==> flow/design.v <==
`timescale 1ns/10ps
module  CONV(
	input	wire				clk,
	input	wire				reset,
	output reg 				busy,	
	input	wire				ready,	
	output reg [11:0]	iaddr,
	input	wire [19:0] idata, 		 
	output reg	 			cwr,
	output reg [11:0]	caddr_wr,
	output reg [19:0]	cdata_wr,  
	output reg	 			crd,
	output reg [11:0]	caddr_rd, 
	input	wire [19:0]	cdata_rd,  
	output reg [2:0] 	csel	 
);
	localparam [19:0] KERNEL_0_0 = 20'h0A89E;
	localparam [19:0] KERNEL_0_1 = 20'h092D5;
	localparam [19:0] KERNEL_0_2 = 20'h06D43;
	localparam [19:0] KERNEL_0_3 = 20'h01004;
	localparam [19:0] KERNEL_0_4 = 20'hF8F71;
	localparam [19:0] KERNEL_0_5 = 20'hF6E54;
	localparam [19:0] KERNEL_0_6 = 20'hFA6D7;
	localparam [19:0] KERNEL_0_7 = 20'hFC834;
	localparam [19:0] KERNEL_0_8 = 20'hFAC19;
	localparam [19:0] KERNEL_1_0 = 20'hFDB55;
	localparam [19:0] KERNEL_1_1 = 20'h02992;
	localparam [19:0] KERNEL_1_2 = 20'hFC994;
	localparam [19:0] KERNEL_1_3 = 20'h050FD;
	localparam [19:0] KERNEL_1_4 = 20'h02F20;
	localparam [19:0] KERNEL_1_5 = 20'h0202D;
	localparam [19:0] KERNEL_1_6 = 20'h03BD7;
	localparam [19:0] KERNEL_1_7 = 20'hFD369;
	localparam [19:0] KERNEL_1_8 = 20'h05E68;
	parameter [19:0] BIAS_0 = 20'h01310;
	parameter [19:0] BIAS_1 = 20'hF7295;
	reg [20:0] 	ma;
	reg [19:0]	mb;
	reg  				me;
	wire [40:0] mo;
	wire 				mv;
	multi_div
	#(
	  .SIZE_A(21),
	  .SIZE_B(20),
	  .SIGNED(1),
	  .STEP_SIZE(1) 
	) multi_u1(
	  .clk(clk),.reset(reset),
	  .en(me),
	  .select(1'b0),
	  .a(ma),
	  .b(mb),
	  .P(mo),
	  .div_zero(),
	  .Valid(mv),
	  .Busy()
	);
	parameter LAYER_0 	= 0,
						LAYER_1_2 = 1,
						IDLE 			= 2;
	reg [1:0] 				state;
	reg 							IMG_S;
	reg [5:0] 				state_x,state_y;
	reg [3:0] 				state_step;
	reg [1:0] 				state_dx,state_dy;  
	reg signed [43:0] write_reg;
	always@(*)begin
		busy <= state==IDLE ? 0:1;
	end
	always @(posedge clk or posedge reset) begin
		if(reset)begin
			state <= IDLE;
			cwr <= 0;
			iaddr <= 0;
			csel <= 0;
			crd <= 0;
			caddr_rd <= 0;
			IMG_S <= 0;
			me<= 0;
			write_reg <= 0;
			state_step <= 0;
			{state_y,state_x} 	<= 0;
			{state_dx,state_dy} <= 0;
		end else begin
			case(state)
				LAYER_0:begin	
					case(state_step)
						0:begin
							if( $signed(state_x+state_dx-1) < 0 || $signed(state_x+state_dx-1) > 63 
								|| $signed(state_y+state_dy-1) < 0 || $signed(state_y+state_dy-1) > 63)begin
								iaddr <= 0;	
								state_step <= 3;
							end else begin
								iaddr[11:6] 	<= state_y + state_dy - 1;
								iaddr[5:0] 	<= state_x + state_dx - 1;
								state_step <= state_step + 1;
							end
						end
						1:begin
							me <= 1;
							ma <= idata;
							if(IMG_S==0)begin
								case({state_dy,state_dx})
									{2'd0,2'd0}: mb <= KERNEL_0_0;
									{2'd0,2'd1}: mb <= KERNEL_0_1;
									{2'd0,2'd2}: mb <= KERNEL_0_2;
									{2'd1,2'd0}: mb <= KERNEL_0_3;
									{2'd1,2'd1}: mb <= KERNEL_0_4;
									{2'd1,2'd2}: mb <= KERNEL_0_5;
									{2'd2,2'd0}: mb <= KERNEL_0_6;
									{2'd2,2'd1}: mb <= KERNEL_0_7;
									{2'd2,2'd2}: mb <= KERNEL_0_8;
									default mb <= 0;
								endcase
							end
							else begin
								case({state_dy,state_dx})
									{2'd0,2'd0}: mb <= KERNEL_1_0;
									{2'd0,2'd1}: mb <= KERNEL_1_1;
									{2'd0,2'd2}: mb <= KERNEL_1_2;
									{2'd1,2'd0}: mb <= KERNEL_1_3;
									{2'd1,2'd1}: mb <= KERNEL_1_4;
									{2'd1,2'd2}: mb <= KERNEL_1_5;
									{2'd2,2'd0}: mb <= KERNEL_1_6;
									{2'd2,2'd1}: mb <= KERNEL_1_7;
									{2'd2,2'd2}: mb <= KERNEL_1_8;
									default mb <= 0;
								endcase
							end
							state_step <= state_step + 1;
						end
						2:begin
							me <= 0;
							if(mv)begin  
								write_reg <= $signed(write_reg) + $signed(mo); 
								state_step <= state_step + 1;
							end
							else state_step <= state_step;
						end
						3:begin
							if(state_dy == 2 && state_dx == 2)begin
								{state_dx,state_dy} <= 0;
								state_step <= state_step + 1;
								if(IMG_S) write_reg <= $signed(write_reg) + ($signed(BIAS_1)<<16);
								else write_reg <= $signed(write_reg) + ($signed(BIAS_0)<<16);
							end else if(state_dx == 2)begin
								state_dx <= 0;
								state_dy <= state_dy + 1;
								state_step <= 0;
							end else begin
								state_dx <= state_dx + 1;
								state_step <= 0;
							end
						end
						4:begin
								cwr <= 1;
								csel <= IMG_S ? 2:1;
								state_step <= state_step + 1;
								caddr_wr <= {state_y,state_x};
								cdata_wr <= (write_reg < 0) ? 0 :  ((write_reg>>16)+write_reg[15]) ;  
						end
						5:begin
							cwr <= 0;
							if(state_y == 63 && state_x == 63)begin
								if(IMG_S)begin
									state <= LAYER_1_2;
									IMG_S <= 0;
								end else begin
									IMG_S <= 1;
								end 	
								state_x <= 0;
								state_y <= 0;
							end 
							else if(state_x == 63)begin
								state_x <= 0;
								state_y <= state_y + 1; 
							end 
							else begin
								state_x <= state_x + 1;
							end
							state_dx <= 0;
							state_dy <= 0;
							state_step <= 0;
							write_reg <= 0;
						end
					endcase
				end 
				LAYER_1_2:begin
					case(state_step)
						0:begin
							csel <= IMG_S ? 2 : 1;
							cwr <= 0;
							crd <= 1;
							caddr_rd[11-:5] <= state_y; 
							caddr_rd[5-:5]  <= state_x; 
							caddr_rd[6] <= 0;
							caddr_rd[0] <= 0;
							state_step <= state_step + 1;
						end
						1:begin
							caddr_rd[6] <= 0;
							caddr_rd[0] <= 1;
							write_reg <= 	cdata_rd;			
							state_step <= state_step + 1;
						end
						2:begin
							caddr_rd[6] <= 1;
							caddr_rd[0] <= 0;
							write_reg <= (write_reg > cdata_rd) ? write_reg : cdata_rd;			
							state_step <= state_step + 1;
						end
						3:begin
							caddr_rd[6] <= 1;
							caddr_rd[0] <= 1;
							write_reg <= (write_reg > cdata_rd) ? write_reg : cdata_rd;			
							state_step <= state_step + 1;
						end
						4:begin
							crd <= 0;
							cwr <= 1;
							csel <= IMG_S ? 4 : 3;
							caddr_wr <= {2'b00,state_y[4:0],state_x[4:0]};
							cdata_wr <= (write_reg > cdata_rd) ? write_reg : cdata_rd;			
							state_step <= state_step + 1;
						end
						5:begin
							csel <= 5;
							if(IMG_S) caddr_wr <= {1'b0,state_y[4:0],state_x[4:0],1'b1};
							else caddr_wr <= {1'b0,state_y[4:0],state_x[4:0],1'b0};
							state_step <= state_step + 1;
						end
						6:begin
							cwr <= 0;
							if(state_y==31 && state_x==31)begin
								if(IMG_S)begin
									state <= IDLE;
									IMG_S <= 0;
								end else begin
									IMG_S <= 1;
								end
								state_x <= 0;
								state_y <= 0;
							end
							else if(state_x == 31)begin
								state_y <= state_y + 1;
								state_x <= 0;
							end else begin
								state_x <= state_x + 1;
							end
							state_step <= 0;
						end
					endcase
				end
				IDLE:begin
					if(ready)begin
						state <= LAYER_0;
					end
					cwr <= 0;
					IMG_S <= 0;
					me <= 0;
					write_reg <= 0;
					state_step <= 0;
					{state_y,state_x} 	<= 0;
					{state_dx,state_dy} <= 0;
				end
			endcase
		end
	end
endmodule
module multi_div
#(
  parameter SIZE_A = 128,
  parameter SIZE_B = 64,
  parameter SIGNED = 0,
  parameter STEP_SIZE = 1 
)(
  input wire clk,reset,
  input wire en,
  input wire select,
  input wire [SIZE_A-1:0] a,
  input wire [SIZE_B-1:0] b,
  output reg [SIZE_A+SIZE_B-1:0] P,
  output reg div_zero,
  output reg Valid,
  output reg Busy
);
  parameter READ_IN       = 0,
            CALCULATE     = 1,
            PREPARE_DATA  = 2,
            DATA_OUT      = 3;
  reg [1:0] state;
  reg [9:0] state_counter;
  reg neg_signed;
  reg [SIZE_A-1:0] data_b;
  reg [SIZE_A+SIZE_B:0] r;   
  always@(*)begin
    Valid <= (state == DATA_OUT) ? 1'b1:1'b0;
    Busy  <= (state == CALCULATE || state == PREPARE_DATA) ? 1'b1:1'b0;
  end
  always@(posedge clk or posedge reset)begin
    if(reset)begin
      state <= READ_IN;
      state_counter <= 0;
    end else begin
      case(state)
        READ_IN   :begin
          if(en)begin
            if(select && b==0)begin
              state <= DATA_OUT;
              div_zero <= 1;
            end else begin
              state <= CALCULATE;
              div_zero <= 0;
            end 
            state_counter <= 0;
          end  
        end
        CALCULATE :begin
          if(state_counter == (SIZE_A/STEP_SIZE)-1)begin
            state <= PREPARE_DATA;
            state_counter <= 0;
          end
          else begin
            state_counter <= state_counter + 1;
          end
        end
        PREPARE_DATA:begin
          state <= DATA_OUT;
          state_counter <= 0;
        end
        DATA_OUT  :begin
          state <= READ_IN;
          state_counter <= 0;
        end
        default begin
          state <= READ_IN;
          state_counter <= 0;
        end
      endcase
    end
  end
  reg [SIZE_A-1:0] na;
  reg [SIZE_B-1:0] nb;
  reg in_select;
  integer i;
  always@(posedge clk or posedge reset)begin
    if(reset)begin
      r = 0;
      data_b = 0;
			P = 0;
      neg_signed = 0;
    end else begin
      case(state)
        READ_IN   :begin
          if(en)begin
            if(SIGNED)begin
              neg_signed = a[SIZE_A-1] ^ b[SIZE_B-1];
              na = a[SIZE_A-1] ? -a:a;
              nb = b[SIZE_B-1] ? -b:b;
            end
            else begin
              na = a;
              nb = b;
            end
            r = {na,1'b0,{SIZE_B{1'b0}}};
            data_b = nb;
            in_select = select;
          end  
        end
        CALCULATE :begin
          for(i=0;i<STEP_SIZE;i=i+1)begin 
          	r = r[SIZE_A+SIZE_B] ? ((r<<1)+data_b) : (r<<1);
          end
        end
        PREPARE_DATA:begin
          P = r[SIZE_A+SIZE_B-1:0];
          if(neg_signed)begin
            P = -P;
          end
        end
      endcase
    end
  end
endmodule
==> reports on CONV <==
-- Tool chain data of CONV
Each step is given for the RTL above and for the edited RTL.
"unedited" refers to lines of the RTL above, "edited" to lines of the edited file.
"change": "edited" minus "unedited" as printed here. "rel. change": 100 x difference / "unedited".
Not given: -
- design top: CONV
- clock input: clk
- library: sky130hd
- library corner: tt_025C_1v80

-- The edit
Unified diff, file above to edited file.
This change comes from a script, not from a designer. The edited design behaves differently; no optimisation was intended.
begin of diff
@@ -42,5 +42,5 @@
 	multi_div
 	#(
-	  .SIZE_A(21),
+	  .SIZE_A(42),
 	  .SIZE_B(20),
 	  .SIGNED(1),
end of diff

-- Word level
Counts by Yosys on the flattened word-level netlist (proc, flatten, opt, wreduce; memories kept). Register bits leave out memories and registers merged into their read ports (data or address). Print and check cells are left out.
Yosys's memory passes give these memory sizes; they may raise the number of words (mostly to a power of two), join words into wider ones and drop unused or constant bits.
- storage and ports (item ; unedited ; edited ; change ; rel. change (%)):
    bits of input ports ; 43 ; 43 ; 0 ; 0.00
    output and inout bits ; 62 ; 62 ; 0 ; 0.00
    memory bits (read-only) ; 640 ; 640 ; 0 ; 0.00
    bits in registers ; 285 ; 306 ; +21 ; +7.37
    memory cells ; 2 ; 2 ; 0 ; 0.00
    word-level cells ; 236 ; 236 ; 0 ; 0.00
- memory list (item ; unedited ; edited):
    shape (words x width / read and write ports) ; 16 x 20 bit 1R0W; 16 x 20 bit 1R0W ; 16 x 20 bit 1R0W; 16 x 20 bit 1R0W
- cells by class (item ; unedited ; edited ; change ; rel. change (%)):
    $lt $le $gt $ge ; 6 ; 6 ; 0 ; 0.00
    multiplexer cells ; 86 ; 86 ; 0 ; 0.00
    reductions and logical operators ; 50 ; 50 ; 0 ; 0.00
    add/sub/neg operators ; 17 ; 17 ; 0 ; 0.00
    equal/unequal tests ; 45 ; 45 ; 0 ; 0.00
    bitwise operators ; 1 ; 1 ; 0 ; 0.00
- operators by type and width (cell ; unedited ; edited ; change ; rel. change (%)):
    2-to-1 mux 42 bit ; 2 ; 0 ; -2 ; -100.00
    2-to-1 mux 63 bit ; 0 ; 2 ; +2 ; -
    adder 42 x 20 -> 42 bit ; 1 ; 0 ; -1 ; -100.00
    equality test 10 x 5 -> 1 bit with constant B ; 1 ; 0 ; -1 ; -100.00
    parallel mux 42 bit (select 2 bit) ; 1 ; 0 ; -1 ; -100.00
    adder 63 x 20 -> 63 bit ; 0 ; 1 ; +1 ; -
    equality test 10 x 6 -> 1 bit with constant B ; 0 ; 1 ; +1 ; -
    parallel mux 63 bit (select 2 bit) ; 0 ; 1 ; +1 ; -
Unchanged operator kinds not shown: 73.

-- Longest topological paths
Yosys ltp: most cells in a row. Word level: on the elaborated netlist, between registers, memories and ports. Mapped: between sequential cells and ports; inverters and the memories' decode and read muxes count.
- logic depth (item ; unedited ; edited ; change ; rel. change (%)):
    depth in word-level cells ; 9 ; 9 ; 0 ; 0.00
    ABC_AREA ; 0 ; 0 ; - ; -
    mapped depth ; 15 ; 14 ; -1 ; -6.67
    mapped depth without buffers ; 13 ; 13 ; 0 ; 0.00

-- Synthesis result
Yosys stat after the flow's synthesis: flattened, memories mapped to cells. It holds for the ABC_AREA given above (unset counts as 0); a run with the other value may have another netlist.
- synthesis totals (item ; unedited ; edited ; change ; rel. change (%)):
    mapped area (um^2) ; 19891.6 ; 21159.0 ; +1267.4 ; +6.37
    area of sequential cells (um^2) ; 7479.7 ; 8005.2 ; +525.5 ; +7.03
    flip-flop cells ; 285 ; 306 ; +21 ; +7.37
    cell count ; 2300 ; 2457 ; +157 ; +6.83
    buffer cells ; 137 ; 136 ; -1 ; -0.73
- cells by type (cell ; unedited ; edited ; change ; rel. change (%)):
    sky130_fd_sc_hd__nand2_1 ; 239 ; 261 ; +22 ; +9.21
    sky130_fd_sc_hd__dfrtp_1 ; 214 ; 235 ; +21 ; +9.81
    sky130_fd_sc_hd__nand4_1 ; 26 ; 46 ; +20 ; +76.92
    sky130_fd_sc_hd__nand3_1 ; 66 ; 85 ; +19 ; +28.79
    sky130_fd_sc_hd__or3_1 ; 11 ; 30 ; +19 ; +172.73
    sky130_fd_sc_hd__o21ai_0 ; 224 ; 238 ; +14 ; +6.25
    sky130_fd_sc_hd__nor2_1 ; 168 ; 180 ; +12 ; +7.14
    sky130_fd_sc_hd__a22oi_1 ; 24 ; 12 ; -12 ; -50.00
    sky130_fd_sc_hd__xor2_1 ; 93 ; 102 ; +9 ; +9.68
    sky130_fd_sc_hd__o21a_1 ; 10 ; 19 ; +9 ; +90.00
    sky130_fd_sc_hd__o211ai_1 ; 10 ; 18 ; +8 ; +80.00
    sky130_fd_sc_hd__a31oi_1 ; 15 ; 21 ; +6 ; +40.00
    sky130_fd_sc_hd__xnor2_1 ; 65 ; 60 ; -5 ; -7.69
    sky130_fd_sc_hd__a21boi_0 ; 6 ; 11 ; +5 ; +83.33
    sky130_fd_sc_hd__nor3b_1 ; 8 ; 4 ; -4 ; -50.00
    sky130_fd_sc_hd__nor4_1 ; 8 ; 12 ; +4 ; +50.00
    sky130_fd_sc_hd__a22o_1 ; 7 ; 3 ; -4 ; -57.14
    sky130_fd_sc_hd__a221o_1 ; 5 ; 9 ; +4 ; +80.00
Unchanged cell types not shown: 13.
The list need not be complete.
By module: a second synthesis without flattening, with its own total; a netlist apart from the flattened one above.
- unflattened totals (item ; unedited ; edited ; change ; rel. change (%)):
    cell total of the unflattened synthesis ; 2401 ; 2786 ; +385 ; +16.03
    area total of the unflattened synthesis (um^2) ; 20673.6 ; 23740.3 ; +3066.7 ; +14.83
Rows give one instance, submodules left out.
- modules, unedited (module ; cells ; instances ; area (um^2) ; sequential area (um^2)):
    CONV ; 1478 ; 1 ; 12741.0 ; 4525.6
    multi_div ; 923 ; 1 ; 7932.6 ; 2984.1
- modules, edited (module ; cells ; instances ; area (um^2) ; sequential area (um^2)):
    CONV ; 1478 ; 1 ; 12741.0 ; 4525.6
    multi_div ; 1308 ; 1 ; 10999.3 ; 4035.1

-- Timing after synthesis
OpenSTA on the mapped netlist: ideal clock, no wires. The path of least setup slack (recovery checks aside). Input and output delay are each 20% of the period. Register names are those of the netlist, which keeps one name where synthesis merged equal registers.
- path post-synthesis (item ; unedited ; edited ; change ; rel. change (%)):
    path kind ; in2reg ; in2reg ; - ; -
    start ; input reset ; input reset ; - ; -
    end ; register cdata_wr[0] ; register cdata_wr[0] ; - ; -
    launch time at the first pin (ns) ; 2.000 ; 2.000 ; 0.000 ; 0.00
    slack (ns) ; 1.279 ; 0.756 ; -0.523 ; -
    driving pins on the path ; 3 ; 3 ; 0 ; 0.00
    clock period (ns) ; 10.0 ; 10.0 ; 0.0 ; 0.00
    arrival (ns) ; 8.323 ; 8.847 ; +0.524 ; +6.30
    input delay (ns) ; 2.000 ; 2.000 ; 0.000 ; 0.00
    buffers on the path ; 0 ; 0 ; 0 ; -
    delay of the path (ns) ; 6.720 ; 7.245 ; +0.525 ; +7.81
    synthesis period reached (ns) ; 8.721 ; 9.244 ; +0.523 ; +6.00
"delay of the path" = arrival - input delay + setup time.
"driving pins on the path" counts driving pins, that of a launching flip-flop among them; a cell with two outputs on the path counts twice.
"synthesis period reached" = period - worst setup slack (recovery checks aside). The figure is calculated, with input and output delays left at 20% of the set period.
The rows between start and end are the longest chain of elaborated cells between them; the timing report does not say that the signal goes this way. Where chains are equally long, one stands for them.
A line is the first line of the expression or statement that the cell stems from. Yosys adds cells for indexed reads and writes and turns some case tables into memories.
On the way, post-synthesis, unedited:
- cell sequence: sky130_fd_sc_hd__inv_1 > sky130_fd_sc_hd__o21ai_0 > sky130_fd_sc_hd__nor2_1
- noted cells in the longest elaborated chain: 2
- ends and longest elaborated chain, post-synthesis, unedited (item ; RTL line ; source):
    from (decl) ; 4 ; input wire reset,
    inverter 1 bit ; - ;
    AND reduction 4 bit ; - ;
    to (assign) ; 161 ; cdata_wr <= (write_reg < 0) ? 0 : ((write_reg>>16)+write_reg[15]) ;
    to (assign) ; 224 ; cdata_wr <= (write_reg > cdata_rd) ? write_reg : cdata_rd;
    to (decl) ; 11 ; output reg [19:0] cdata_wr,
On the way, post-synthesis, edited:
- cell sequence: sky130_fd_sc_hd__inv_1 > sky130_fd_sc_hd__o21ai_0 > sky130_fd_sc_hd__nor2_1
- noted cells in the longest elaborated chain: 2
- ends and longest elaborated chain, post-synthesis, edited (item ; RTL line ; source):
    from (decl) ; 4 ; input wire reset,
    inverter 1 bit ; - ;
    AND reduction 4 bit ; - ;
    to (assign) ; 161 ; cdata_wr <= (write_reg < 0) ? 0 : ((write_reg>>16)+write_reg[15]) ;
    to (assign) ; 224 ; cdata_wr <= (write_reg > cdata_rd) ? write_reg : cdata_rd;
    to (decl) ; 11 ; output reg [19:0] cdata_wr,

-- Timing after layout
Path of least setup slack in the final report of each run of pair 1 (OpenROAD, finished layout, wires in). Where an end is a register, its clock arrival counts in the times.
- path post-layout (item ; unedited ; edited ; change ; rel. change (%)):
    path kind ; in2reg ; in2reg ; - ; -
    start ; input cdata_rd[15] ; input cdata_rd[12] ; - ; -
    end ; register write_reg[3] ; register cdata_wr[10] ; - ; -
    slack (ns) ; 1.57 ; 1.55 ; -0.02 ; -
    driving pins on the path ; 12 ; 11 ; -1 ; -8.33
    input delay (ns) ; 1.15 ; 1.15 ; 0.00 ; 0.00
    launch time at the first pin (ns) ; 1.15 ; 1.15 ; 0.00 ; 0.00
    buffers on the path ; 1 ; 2 ; +1 ; +100.00
    arrival (ns) ; 4.67 ; 4.50 ; -0.17 ; -3.64
    clock period (ns) ; 5.77 ; 5.77 ; 0.00 ; 0.00
The rows between start and end are the longest chain of elaborated cells between them; the timing report does not say that the signal goes this way. Where chains are equally long, one stands for them.
A register here has more assigning lines than the two given.
On the way, post-layout, unedited:
- cell sequence: sky130_fd_sc_hd__clkdlybuf4s50_1 > sky130_fd_sc_hd__inv_1 > sky130_fd_sc_hd__ha_1 > sky130_fd_sc_hd__a21oi_1 > sky130_fd_sc_hd__o21ai_0 > sky130_fd_sc_hd__a2111oi_0 > sky130_fd_sc_hd__a21oi_1 > sky130_fd_sc_hd__a311oi_4 > sky130_fd_sc_hd__nor2b_1 > sky130_fd_sc_hd__nor2_2 > sky130_fd_sc_hd__a22oi_1 > sky130_fd_sc_hd__o21ai_0
- noted cells in the longest elaborated chain: 4
- ends and longest elaborated chain, post-layout, unedited (item ; RTL line ; source):
    from (decl) ; 14 ; input wire [19:0] cdata_rd,
    > comparator 44 x 20 -> 1 bit ; 210 ; write_reg <= (write_reg > cdata_rd) ? write_reg : cdata_rd;
    2-to-1 mux 44 bit ; 210 ;
    parallel mux 44 bit (select 2 bit) ; 190 ; case(state_step)
    parallel mux 44 bit (select 3 bit) ; 86 ; case(state)
    to (assign) ; 136 ; write_reg <= $signed(write_reg) + $signed(mo);
    to (assign) ; 145 ; if(IMG_S) write_reg <= $signed(write_reg) + ($signed(BIAS_1)<<16);
    to (decl) ; 67 ; reg signed [43:0] write_reg;
On the way, post-layout, edited:
- cell sequence: sky130_fd_sc_hd__clkdlybuf4s50_1 > sky130_fd_sc_hd__inv_1 > sky130_fd_sc_hd__ha_1 > sky130_fd_sc_hd__nand4_1 > sky130_fd_sc_hd__or2_2 > sky130_fd_sc_hd__nor3_1 > sky130_fd_sc_hd__o21a_1 > sky130_fd_sc_hd__o31a_1 > sky130_fd_sc_hd__buf_4 > sky130_fd_sc_hd__mux2i_1 > sky130_fd_sc_hd__o22ai_1
- noted cells in the longest elaborated chain: 4
- ends and longest elaborated chain, post-layout, edited (item ; RTL line ; source):
    from (decl) ; 14 ; input wire [19:0] cdata_rd,
    > comparator 44 x 20 -> 1 bit ; 224 ; cdata_wr <= (write_reg > cdata_rd) ? write_reg : cdata_rd;
    2-to-1 mux 44 bit ; 224 ;
    2-to-1 mux 20 bit ; 190 ; case(state_step)
    parallel mux 20 bit (select 2 bit) ; 86 ; case(state)
    to (assign) ; 161 ; cdata_wr <= (write_reg < 0) ? 0 : ((write_reg>>16)+write_reg[15]) ;
    to (assign) ; 224 ;
    to (decl) ; 11 ; output reg [19:0] cdata_wr,

-- Layout results
Runs of the flow (Yosys, OpenROAD) on both versions; the two runs of a pair have the same settings. The constraints put input and output delay at 20% of the set period each and load the outputs with 0.01 pF.
Settings, pair 1:
- noted CORE_UTILIZATION: 40
- period_ns at 5.77
- CAP_MARGIN at 20
- CORE_MARGIN: 2
- SLEW_MARGIN: 20
- results, pair 1 (item ; unedited ; edited ; change ; rel. change (%)):
    mapped cell area after synthesis (um^2) ; 19891.6 ; 21159.0 ; +1267.4 ; +6.37
    achieved period (ns) ; 4.204 ; 4.223 ; +0.019 ; +0.45
    smallest setup slack (ns) ; 1.566 ; 1.547 ; -0.019 ; -
    post-route worst hold slack (ns) ; 0.482 ; 0.477 ; -0.005 ; -
    utilization after layout (%) ; 46.3 ; 45.8 ; -0.5 ; -
    summed negative setup slack (ns) ; 0.000 ; 0.000 ; 0.000 ; -
    die footprint (um^2) ; 51529.0 ; 54753.7 ; +3224.7 ; +6.26
    total power after layout (mW) ; 8.150 ; 8.620 ; +0.470 ; +5.77
    standard-cell area of the final layout (um^2) ; 22731.8 ; 23999.3 ; +1267.5 ; +5.58
Settings, pair 2:
- CELL_PAD_IN_SITES_GLOBAL_PLACEMENT at 1
- noted CORE_ASPECT_RATIO: 1.13
- noted CORE_UTILIZATION: 42
- noted GPL_TIMING_DRIVEN: 1
- MAX_ROUTING_LAYER: met4
- PLACE_DENSITY_LB_ADDON at 0.21
- SETUP_SLACK_MARGIN at 1.25
- SLEW_MARGIN: 10
- TNS_END_PERCENT at 30
- period_ns at 4.61
- CAP_MARGIN at 20
- CORE_MARGIN: 2
- results, pair 2 (item ; unedited ; edited ; change ; rel. change (%)):
    mapped cell area after synthesis (um^2) ; 19891.6 ; 21159.0 ; +1267.4 ; +6.37
    achieved period (ns) ; 3.328 ; 3.344 ; +0.016 ; +0.48
    smallest setup slack (ns) ; 1.282 ; 1.266 ; -0.016 ; -
    post-route worst hold slack (ns) ; 0.485 ; 0.479 ; -0.006 ; -
    utilization after layout (%) ; 49.0 ; 49.3 ; +0.3 ; -
    summed negative setup slack (ns) ; 0.000 ; 0.000 ; 0.000 ; -
    die footprint (um^2) ; 49121.3 ; 52193.1 ; +3071.8 ; +6.25
    total power after layout (mW) ; 9.874 ; 10.788 ; +0.914 ; +9.26
    standard-cell area of the final layout (um^2) ; 22851.9 ; 24597.3 ; +1745.4 ; +7.64
"achieved period" means the clock period less the worst setup slack. The figure is calculated, with input and output delays left at 20% of the set period.
By "total power after layout" is meant OpenSTA's value without simulated activity: inputs other than the clock are taken to toggle once in ten clock periods, and the tool carries that through the logic.
